==> flow/design.v <==
typedef struct packed { logic req; logic [2:0] req_id; logic req_type; logic [63:0] req_data1; logic [63:0] req_data2;} req_pkt_type;
typedef struct packed { logic rsp; logic [2:0] rsp_id; logic [63:0] rsp_data;} rsp_pkt_type;
module execution_unit (
input logic clk,
input logic rst_b,
input logic req,
input logic [2:0] req_id,
input logic req_type,
input logic [63:0] req_data1,
input logic [63:0] req_data2,
output logic fifo_full,
output logic rsp,
output logic [2:0] rsp_id,
output logic [63:0] rsp_data );
req_pkt_type input_req;
rsp_pkt_type output_rsp;
assign input_req = {req, req_id, req_type, req_data1, req_data2};
assign rsp = output_rsp.rsp;
assign rsp_id = output_rsp.rsp_id;
assign rsp_data = output_rsp.rsp_data;
logic write_in, read;
req_pkt_type output_req;
logic mul_req, mul_rsp, mul_grant, mul_free;
logic [2:0] mul_req_id, mul_rsp_id;
logic [63:0] mul_rsp_data;
logic add_req, add_rsp, add_grant, add_free;
logic [2:0] add_req_id, add_rsp_id;
logic [63:0] add_rsp_data;
logic [1:0] rr_req;
logic [1:0] rr_grant;
assign write_in = input_req.req;
inp_fifo i_inp_fifo(.clk(clk), .rst_b(rst_b), .write_in(write_in), .read(read), .input_req(input_req), .output_req(output_req), .fifo_full(fifo_full));
assign read = output_req.req && (mul_req || add_req);
assign mul_req = output_req.req && (output_req.req_type == 1'b1) && mul_free;
mul i_mul (
.clk(clk), .rst_b(rst_b), 
.mul_req(mul_req),
.mul_req_id(output_req.req_id),
.mul_data1(output_req.req_data1),
.mul_data2(output_req.req_data2),
.grant(mul_grant),
.mul_rsp(mul_rsp),
.mul_rsp_id(mul_rsp_id),
.mul_rsp_data(mul_rsp_data),
.mul_free(mul_free)
);
assign add_req = output_req.req && (output_req.req_type == 1'b0) && add_free;
add i_add (
.clk(clk), .rst_b(rst_b), 
.add_req(add_req),
.add_req_id(output_req.req_id),
.add_data1(output_req.req_data1),
.add_data2(output_req.req_data2),
.grant(add_grant),
.add_rsp(add_rsp),
.add_rsp_id(add_rsp_id),
.add_rsp_data(add_rsp_data),
.add_free(add_free)
);
assign rr_req = {mul_rsp, add_rsp};
assign mul_grant = rr_grant[1];
assign add_grant = rr_grant[0];
assign rr_grant = {rr_req[1], rr_req[0] & ~rr_req[1]};
assign output_rsp.rsp = |rr_grant;
assign output_rsp.rsp_id = rr_grant[1] ? mul_rsp_id : rr_grant[0] ? add_rsp_id : '0;
assign output_rsp.rsp_data = rr_grant[1] ? mul_rsp_data : rr_grant[0] ? add_rsp_data : '0;
endmodule
module inp_fifo #(parameter DEPTH = 4, PTR_WIDTH = $clog2(DEPTH))
(
   input  logic   clk,
   input  logic   rst_b,
   input logic    write_in, 
   input logic    read, 
   input req_pkt_type input_req,  
   output req_pkt_type output_req,  
   output logic fifo_full   
);
logic fifo_empty;
logic [DEPTH-1:0][132:0] fifo_mem;  
logic [PTR_WIDTH-1 : 0] rd_ptr;
logic [PTR_WIDTH-1 : 0] wr_ptr;
logic [PTR_WIDTH : 0] count;
always_ff @(posedge clk or negedge rst_b)
begin
   if(~rst_b) begin
      wr_ptr     <= '0;       
      rd_ptr     <= '0;      
      count <= '0;
      fifo_mem <= '0;
   end else begin
   if(read) begin
         rd_ptr <= rd_ptr + 1'b1;                          
   end  
   if(write_in) begin
         fifo_mem[wr_ptr] <= input_req;              
         wr_ptr <= wr_ptr + 1'b1;           
   end
   if(read && !write_in) begin
	  count <= count - 1;
   end   
   else if(write_in && !read) begin
	  count <= count + 1;
   end   
   end
end   
assign output_req = !fifo_empty ? fifo_mem[rd_ptr] : '0;
assign fifo_empty = (count == 0) ? 1'b1 : 1'b0;                            
assign fifo_full = (count == DEPTH) ? 1'b1 : 1'b0;
endmodule
module add (
    input logic clk,
	input logic rst_b,
    input logic add_req,
	input logic [2:0] add_req_id,
	input logic [63:0] add_data1,
	input logic [63:0] add_data2,
	input logic grant,
	output logic add_rsp,
	output logic [2:0] add_rsp_id,
	output logic [63:0] add_rsp_data,
	output logic add_free
);
logic add_req_q;
logic [2:0] add_req_id_q;
logic [63:0] add_data1_q, add_data2_q;
logic add_rsp_prev;
logic [2:0] add_rsp_id_prev;
logic [64:0] add_rsp_data_prev;
always_ff @(posedge clk or negedge rst_b) begin
    if(!rst_b) begin
	    add_free <= 1'b1;
		add_rsp <= '0;
		add_rsp_id <= '0;
		add_rsp_data <= '0;
		add_rsp_prev <= '0;
		add_req_q <= '0;
	end else 
	begin
	    if(add_req) add_free <= 1'b0;
	    add_req_q <= add_req;
		add_req_id_q <= add_req_id;
		add_data1_q <= add_data1;
		add_data2_q <= add_data2;
		add_rsp_prev <= add_req_q;
		add_rsp_id_prev <= add_req_id_q;
		add_rsp_data_prev <= (add_data1_q + add_data2_q);
		if(grant) begin
		    add_free <= 1'b1;
			add_rsp <= 0;
			add_rsp_id <= '0;
			add_rsp_data <= '0;
		end else begin
			if(add_rsp_prev) begin
				add_rsp <= 1'b1;
				add_rsp_id <= add_rsp_id_prev;
				add_rsp_data <= add_rsp_data_prev[63:0];
			end
		end	
    end
end
endmodule
module mul (
    input logic clk,
	input logic rst_b,
    input logic mul_req,
	input logic [2:0] mul_req_id,
	input logic [63:0] mul_data1,
	input logic [63:0] mul_data2,
	input logic grant,
	output logic mul_rsp,
	output logic [2:0] mul_rsp_id,
	output logic [63:0] mul_rsp_data,
	output logic mul_free
);
logic mul_req_q;
logic [2:0] mul_req_id_q;
logic [63:0] mul_data1_q, mul_data2_q;
logic mul_req_q2;
logic [2:0] mul_req_id_q2;
logic [63:0] mul_data1_q2, mul_data2_q2;
logic mul_rsp_prev;
logic [2:0] mul_rsp_id_prev;
logic [128:0] mul_rsp_data_prev;
always_ff @(posedge clk or negedge rst_b) begin
    if(!rst_b) begin
	    mul_free <= 1'b1;
		mul_req_q <= '0;
		mul_req_q2 <= '0;
		mul_rsp <= '0;
		mul_rsp_id <= '0;
		mul_rsp_data <= '0;
		mul_rsp_prev <= '0;
	end else begin
	    if(mul_req) mul_free <= 1'b0;
	    mul_req_q <= mul_req;
		mul_req_id_q <= mul_req_id;
		mul_data1_q <= mul_data1;
		mul_data2_q <= mul_data2;
		mul_req_q2 <= mul_req_q;
		mul_req_id_q2 <= mul_req_id_q;
		mul_data1_q2 <= mul_data1_q;
		mul_data2_q2 <= mul_data2_q;
		mul_rsp_prev <= mul_req_q2;
		mul_rsp_id_prev <= mul_req_id_q2;
		mul_rsp_data_prev <= (mul_data1_q2 * mul_data2_q2);
		if(grant) begin
		    mul_free <= 1'b1;
			mul_rsp <= 0;
			mul_rsp_id <= '0;
			mul_rsp_data <= '0;
		end else begin
			if(mul_rsp_prev) begin
				mul_rsp <= 1'b1;
				mul_rsp_id <= mul_rsp_id_prev;
				mul_rsp_data <= mul_rsp_data_prev[63:0];
			end
		end	
    end
end
endmodule
=== Reports on execution_unit ===
Module execution_unit before and after one edit of its RTL, step after step.
Lines under "original" count in the file above, lines under "edited" in the edited file.
"change": "edited" minus "original" as printed here. "relative change": 100 x difference / "original".
Library cell names are shortened.
The mark n/a stands for no value.

* Design top: execution_unit
* Clock input: clk
* Library: sky130hd
* Timing corner: tt_025C_1v80

=== The edit ===
The edit as a unified diff against the file above.
This change comes from a script, not from a designer. The edited design behaves differently; no optimisation was intended.

<pre>
@@ -66,5 +66,5 @@
 assign output_rsp.rsp_data = rr_grant[1] ? mul_rsp_data : rr_grant[0] ? add_rsp_data : '0;
 endmodule
-module inp_fifo #(parameter DEPTH = 4, PTR_WIDTH = $clog2(DEPTH))
+module inp_fifo #(parameter DEPTH = 3, PTR_WIDTH = $clog2(DEPTH))
 (
    input  logic   clk,
</pre>

=== Word level ===
Counts by Yosys on the flattened word-level netlist (proc, flatten, opt, wreduce; memories kept). Register bits leave out memories and registers merged into their read ports (data or address). Print and check cells are left out. Cells with the same type and inputs are merged into one.

{| class="wikitable"
|+ Word-level totals
! item !! original !! edited !! change !! relative change (%)
|-
| flip-flop bits (word level) || 1075 || 942 || -133 || -12.37
|-
| bits of input ports || 135 || 135 || 0 || 0.00
|-
| output and inout port bits || 69 || 69 || 0 || 0.00
|-
| word-level cells || 87 || 87 || 0 || 0.00
|}

{| class="wikitable"
|+ Cells by class
! item !! original !! edited !! change !! relative change (%)
|-
| add/subtract/negate cells || 6 || 6 || 0 || 0.00
|-
| multipliers || 3 || 3 || 0 || 0.00
|-
| eq/ne operators || 1 || 1 || 0 || 0.00
|-
| shift-type cells || 3 || 3 || 0 || 0.00
|-
| mux-type cells || 25 || 25 || 0 || 0.00
|-
| bitwise logic cells || 6 || 6 || 0 || 0.00
|-
| reductions and logical operators || 17 || 17 || 0 || 0.00
|}

{| class="wikitable"
|+ Operators by type and width
! kind !! original !! edited !! change !! relative change (%)
|-
| AND 532 bit || 1 || 0 || -1 || -100.00
|-
| equality test 3 bit with constant B || 1 || 0 || -1 || -100.00
|-
| NOT 532 bit || 1 || 0 || -1 || -100.00
|-
| OR 532 bit || 1 || 0 || -1 || -100.00
|-
| variable shift 133 x 33 -> 532 bit || 1 || 0 || -1 || -100.00
|-
| variable shift 133 x 33 -> 532 bit with constant A || 1 || 0 || -1 || -100.00
|-
| variable part select 532 x 32 -> 133 bit || 1 || 0 || -1 || -100.00
|-
| AND 399 bit || 0 || 1 || +1 || n/a
|-
| equality test 3 x 2 -> 1 bit with constant B || 0 || 1 || +1 || n/a
|-
| NOT 399 bit || 0 || 1 || +1 || n/a
|-
| OR 399 bit || 0 || 1 || +1 || n/a
|-
| variable shift 133 x 33 -> 399 bit || 0 || 1 || +1 || n/a
|-
| variable shift 133 x 33 -> 399 bit with constant A || 0 || 1 || +1 || n/a
|-
| variable part select 399 x 32 -> 133 bit || 0 || 1 || +1 || n/a
|}

Operator kinds equal on both sides are left out: 19.

=== Logic depth ===
Yosys ltp: most cells in a row. Word level: on the elaborated netlist, between registers, memories and ports. Mapped: between sequential cells and ports; inverters and the memories' decode and read muxes count.

{| class="wikitable"
|+ Logic depth
! item !! original !! edited !! change !! relative change (%)
|-
| depth in word-level cells || 12 || 12 || 0 || 0.00
|-
| ABC_AREA || 0 || 0 || n/a || n/a
|-
| depth in mapped cells || 34 || 35 || +1 || +2.94
|-
| mapped depth without buffers || 31 || 32 || +1 || +3.23
|}

=== Synthesis result ===
Source: synth_stat.txt of the flow (Yosys; design flattened, memories mapped). It holds for the ABC_AREA given above (unset counts as 0); a run with the other value may have another netlist.

{| class="wikitable"
|+ Cell types
! cell !! original !! edited !! change !! relative change (%)
|-
| nor2_1 || 200 || 465 || +265 || +132.50
|-
| a21oi_1 || 134 || 268 || +134 || +100.00
|-
| dfrtp_1 || 680 || 547 || -133 || -19.56
|-
| a22o_1 || 596 || 463 || -133 || -22.32
|-
| mux2i_1 || 136 || 269 || +133 || +97.79
|-
| mux4_2 || 133 || 0 || -133 || -100.00
|-
| nor2b_1 || 149 || 20 || -129 || -86.58
|-
| nand2_1 || 1246 || 1216 || -30 || -2.41
|-
| clkbuf_1 || 620 || 595 || -25 || -4.03
|-
| and2_1 || 941 || 955 || +14 || +1.49
|-
| o211ai_1 || 18 || 6 || -12 || -66.67
|-
| xnor2_1 || 187 || 176 || -11 || -5.88
|-
| xor2_1 || 56 || 66 || +10 || +17.86
|-
| and3_1 || 20 || 13 || -7 || -35.00
|-
| a31oi_1 || 17 || 10 || -7 || -41.18
|-
| inv_1 || 1938 || 1944 || +6 || +0.31
|-
| a21o_1 || 51 || 57 || +6 || +11.76
|-
| nand4_1 || 21 || 27 || +6 || +28.57
|}

Cell types equal on both sides are left out: 14.
The list need not be complete.

{| class="wikitable"
|+ Mapped netlist
! item !! original !! edited !! change !! relative change (%)
|-
| standard cells after synthesis || 10087 || 10036 || -51 || -0.51
|-
| synthesis area (µm²) || 107637.0 || 102096.7 || -5540.3 || -5.15
|-
| area of sequential cells (µm²) || 28870.2 || 25542.0 || -3328.2 || -11.53
|-
| flip-flop cells || 1075 || 942 || -133 || -12.37
|-
| buffer cells || 662 || 640 || -22 || -3.32
|}

The figures by module come from a second, unflattened synthesis with its own total; it is not the netlist above.

{| class="wikitable"
|+ Second synthesis, totals
! item !! original !! edited !! change !! relative change (%)
|-
| cell total of the unflattened synthesis || 10241 || 10219 || -22 || -0.21
|-
| area (unflattened synthesis) (µm²) || 112330.2 || 107170.3 || -5159.9 || -4.59
|}

Each row is one instance without its submodules.

{| class="wikitable"
|+ By module, original
! module !! times used !! cells !! area (µm²) !! sequential area (µm²)
|-
| mul || 1 || 7622 || 75905.3 || 11682.5
|-
| inp_fifo || 1 || 1533 || 23038.3 || 13487.9
|-
| add || 1 || 997 || 12653.4 || 7723.7
|-
| execution_unit || 1 || 89 || 733.2 || 0.0
|}

{| class="wikitable"
|+ By module, edited
! module !! times used !! cells !! area (µm²) !! sequential area (µm²)
|-
| mul || 1 || 7617 || 75801.4 || 11682.5
|-
| inp_fifo || 1 || 1516 || 17982.2 || 10159.7
|-
| add || 1 || 997 || 12653.4 || 7723.7
|-
| execution_unit || 1 || 89 || 733.2 || 0.0
|}

=== Path before layout ===
OpenSTA on the mapped netlist: ideal clock, no wires. The path of least setup slack (recovery checks aside). Input and output delay are each 20% of the period. Register names are those of the netlist, which keeps one name where synthesis merged equal registers.

{| class="wikitable"
|+ Timing after synthesis
! item !! original !! edited !! change !! relative change (%)
|-
| path kind || register to register || register to register || n/a || n/a
|-
| from || register i_mul.mul_data2_q2[4] || register i_mul.mul_data2_q2[4] || n/a || n/a
|-
| to || register i_mul.mul_rsp_data_prev[61] || register i_mul.mul_rsp_data_prev[48] || n/a || n/a
|-
| period (ns) || 10.0 || 10.0 || 0.0 || 0.00
|-
| setup time (ns) || 0.258 || 0.262 || +0.004 || n/a
|-
| launch time at the first pin (ns) || 0.000 || 0.000 || 0.000 || n/a
|-
| arrival (ns) || 8.216 || 8.299 || +0.083 || +1.01
|-
| required time (ns) || 9.742 || 9.738 || -0.004 || -0.04
|-
| slack (ns) || 1.527 || 1.438 || -0.089 || n/a
|-
| path delay (ns) || 8.474 || 8.561 || +0.087 || +1.03
|-
| driving pins on the path || 31 || 30 || -1 || -3.23
|-
| path buffers || 3 || 2 || -1 || -33.33
|-
| synthesis period reached (ns) || 8.473 || 8.562 || +0.089 || +1.05
|}

"path delay" = arrival - input delay + setup time.
"driving pins on the path": output pins that drive a net of the path, with the launching flip-flop's if there is one; two outputs of one cell count as two.
"synthesis period reached" is the clock period less the worst setup slack; recovery checks do not enter. This is arithmetic on one report: input and output delays are still those of the set period (20% each).
The rows between start and end are the longest chain of elaborated cells between them; the timing report does not say that the signal goes this way. Where chains are equally long, one stands for them.
Each line given opens the expression or statement behind the cell; cells for indexed reads and writes are added by Yosys, which also makes memories of some case tables.

On the way, after synthesis, original:
* Cells stage by stage: edfxtp_1 clkbuf_1 clkbuf_1 nand2_1 fa_1 fa_1 inv_1 fa_1 fa_1 fa_1 inv_1 fa_1 inv_1 fa_1 fa_1 fa_1 inv_1 fa_1 inv_1 ha_1 clkbuf_1 a21o_1 a211oi_1 a211o_1 a21oi_1 nor2b_1 a41oi_1 a211o_1 a31o_2 a21oi_1 xnor2_1
* Cells in the longest elaborated chain: 1
* Elaborated cells on any way between the ends: 1
* Source lines of those cells: 1
* Classes of those cells: mul: 1

{| class="wikitable"
|+ RTL lines, path after synthesis, original
! item !! line !! text
|-
| start, declared || 180 || <nowiki>logic [63:0] mul_data1_q2, mul_data2_q2;</nowiki>
|-
| start, assigned || 202 || <nowiki>mul_data2_q2 <= mul_data2_q;</nowiki>
|-
| multiplier 64 x 64 -> 64 bit || 205 || <nowiki>mul_rsp_data_prev <= (mul_data1_q2 * mul_data2_q2);</nowiki>
|-
| end, assigned || 205 ||
|-
| end, declared || 183 || <nowiki>logic [128:0] mul_rsp_data_prev;</nowiki>
|}

On the way, after synthesis, edited:
* Cells stage by stage: edfxtp_1 clkbuf_1 clkbuf_1 nand2_1 fa_1 fa_1 inv_1 fa_1 fa_1 fa_1 inv_1 fa_1 inv_1 fa_1 inv_1 fa_1 inv_1 fa_1 inv_1 fa_1 inv_1 ha_1 nand2_1 or4_1 a311oi_1 o21a_1 o21ai_0 a21oi_1 mux2i_1 nand3_1
* Cells in the longest elaborated chain: 1
* Elaborated cells on any way between the ends: 1
* Source lines of those cells: 1
* Classes of those cells: mul: 1

{| class="wikitable"
|+ RTL lines, path after synthesis, edited
! item !! line !! text
|-
| start, declared || 180 || <nowiki>logic [63:0] mul_data1_q2, mul_data2_q2;</nowiki>
|-
| start, assigned || 202 || <nowiki>mul_data2_q2 <= mul_data2_q;</nowiki>
|-
| multiplier 64 x 64 -> 64 bit || 205 || <nowiki>mul_rsp_data_prev <= (mul_data1_q2 * mul_data2_q2);</nowiki>
|-
| end, assigned || 205 ||
|-
| end, declared || 183 || <nowiki>logic [128:0] mul_rsp_data_prev;</nowiki>
|}

=== Worst path after layout ===
From the final timing report of the runs of pair 1: the path of least setup slack in the routed layout; clock arrival at registers is part of the times.

{| class="wikitable"
|+ Timing after layout
! item !! original !! edited !! change !! relative change (%)
|-
| path kind || register to register || register to register || n/a || n/a
|-
| from || register i_mul.mul_data1_q2[12] || register i_mul.mul_data2_q2[12] || n/a || n/a
|-
| to || register i_mul.mul_rsp_data_prev[60] || register i_mul.mul_rsp_data_prev[61] || n/a || n/a
|-
| period (ns) || 9.79 || 9.79 || 0.00 || 0.00
|-
| setup time (ns) || 0.27 || 0.24 || -0.03 || n/a
|-
| launch time at the first pin (ns) || 0.77 || 0.73 || -0.04 || -5.19
|-
| arrival (ns) || 9.96 || 9.97 || +0.01 || +0.10
|-
| required time (ns) || 10.25 || 10.27 || +0.02 || +0.20
|-
| slack (ns) || 0.29 || 0.30 || +0.01 || n/a
|-
| driving pins on the path || 28 || 34 || +6 || +21.43
|-
| path buffers || 1 || 4 || +3 || +300.00
|}

The rows between start and end are the longest chain of elaborated cells between them; the timing report does not say that the signal goes this way. Where chains are equally long, one stands for them.

On the way, after layout, original:
* Cells stage by stage: edfxtp_1 buf_4 and2_1 fa_1 inv_1 fa_1 inv_1 fa_1 fa_1 inv_1 fa_1 inv_1 fa_1 inv_1 fa_1 inv_1 fa_1 fa_1 inv_1 fa_1 inv_1 ha_1 nand4_1 o41ai_4 a22oi_4 a211oi_2 or2_4 o311ai_2
* Cells in the longest elaborated chain: 1
* Elaborated cells on any way between the ends: 1
* Source lines of those cells: 1
* Classes of those cells: mul: 1

{| class="wikitable"
|+ RTL lines, path after layout, original
! item !! line !! text
|-
| start, declared || 180 || <nowiki>logic [63:0] mul_data1_q2, mul_data2_q2;</nowiki>
|-
| start, assigned || 201 || <nowiki>mul_data1_q2 <= mul_data1_q;</nowiki>
|-
| multiplier 64 x 64 -> 64 bit || 205 || <nowiki>mul_rsp_data_prev <= (mul_data1_q2 * mul_data2_q2);</nowiki>
|-
| end, assigned || 205 ||
|-
| end, declared || 183 || <nowiki>logic [128:0] mul_rsp_data_prev;</nowiki>
|}

On the way, after layout, edited:
* Cells stage by stage: edfxtp_1 buf_4 and2_1 fa_1 fa_1 inv_1 fa_1 inv_1 fa_1 fa_1 inv_1 fa_1 inv_1 fa_1 ha_1 fa_1 inv_1 fa_1 inv_1 ha_1 a21oi_1 o21ai_0 a211oi_2 buf_4 o2111ai_1 o211ai_1 a21oi_1 buf_4 nor2_1 o21a_1 nand4b_1 buf_4 nand2_1 xor2_1
* Cells in the longest elaborated chain: 1
* Elaborated cells on any way between the ends: 1
* Source lines of those cells: 1
* Classes of those cells: mul: 1

{| class="wikitable"
|+ RTL lines, path after layout, edited
! item !! line !! text
|-
| start, declared || 180 || <nowiki>logic [63:0] mul_data1_q2, mul_data2_q2;</nowiki>
|-
| start, assigned || 202 || <nowiki>mul_data2_q2 <= mul_data2_q;</nowiki>
|-
| multiplier 64 x 64 -> 64 bit || 205 || <nowiki>mul_rsp_data_prev <= (mul_data1_q2 * mul_data2_q2);</nowiki>
|-
| end, assigned || 205 ||
|-
| end, declared || 183 || <nowiki>logic [128:0] mul_rsp_data_prev;</nowiki>
|}

=== Layout results ===
Both versions went through the flow (Yosys, OpenROAD) with the same settings in each pair. Constraints: input delay and output delay 20% of the set period each, output load 0.01 pF.

Flow settings, pair 1:
* period_ns: 9.79
* CAP_MARGIN: 20
* CORE_MARGIN: 2
* CORE_UTILIZATION: 40
* SLEW_MARGIN: 20

{| class="wikitable"
|+ Final reports, pair 1
! item !! original !! edited !! change !! relative change (%)
|-
| post-synthesis cell area (µm²) || 107637.0 || 102096.7 || -5540.3 || -5.15
|-
| total die area (µm²) || 273257.0 || 259300.0 || -13957.0 || -5.11
|-
| standard-cell area after routing (µm²) || 117943.0 || 111643.0 || -6300.0 || -5.34
|-
| utilization after routing (%) || 44.0 || 44.0 || 0.0 || n/a
|-
| smallest setup slack (ns) || 0.291 || 0.296 || +0.005 || n/a
|-
| final setup TNS (ns) || 0.000 || 0.000 || 0.000 || n/a
|-
| smallest hold slack (ns) || 0.352 || 0.350 || -0.002 || n/a
|-
| clock period reached (ns) || 9.499 || 9.494 || -0.005 || -0.05
|}

Flow settings, pair 2:
* ABC_AREA: 1
* CELL_PAD_IN_SITES_DETAIL_PLACEMENT: 0
* CORE_MARGIN: 6
* CORE_UTILIZATION: 36
* GPL_TIMING_DRIVEN: 1
* MIN_ROUTING_LAYER: met1
* PLACE_DENSITY_LB_ADDON: 0.04
* SETUP_SLACK_MARGIN: 3.48
* period_ns: 12.7
* CAP_MARGIN: 20
* SLEW_MARGIN: 20

{| class="wikitable"
|+ Final reports, pair 2
! item !! original !! edited !! change !! relative change (%)
|-
| post-synthesis cell area (µm²) || 111894.8 || 105728.9 || -6165.9 || -5.51
|-
| total die area (µm²) || 324342.0 || 306844.0 || -17498.0 || -5.39
|-
| standard-cell area after routing (µm²) || 122933.0 || 115745.0 || -7188.0 || -5.85
|-
| utilization after routing (%) || 39.8 || 39.7 || -0.1 || n/a
|-
| smallest setup slack (ns) || 3.772 || 3.748 || -0.024 || n/a
|-
| final setup TNS (ns) || 0.000 || 0.000 || 0.000 || n/a
|-
| smallest hold slack (ns) || 0.343 || 0.348 || +0.005 || n/a
|-
| clock period reached (ns) || 8.928 || 8.952 || +0.024 || +0.27
|}

"clock period reached": clock period set for the run, less the worst setup slack. It is reckoned from that one timing run; input and output delays stay at 20% of the period that was set.
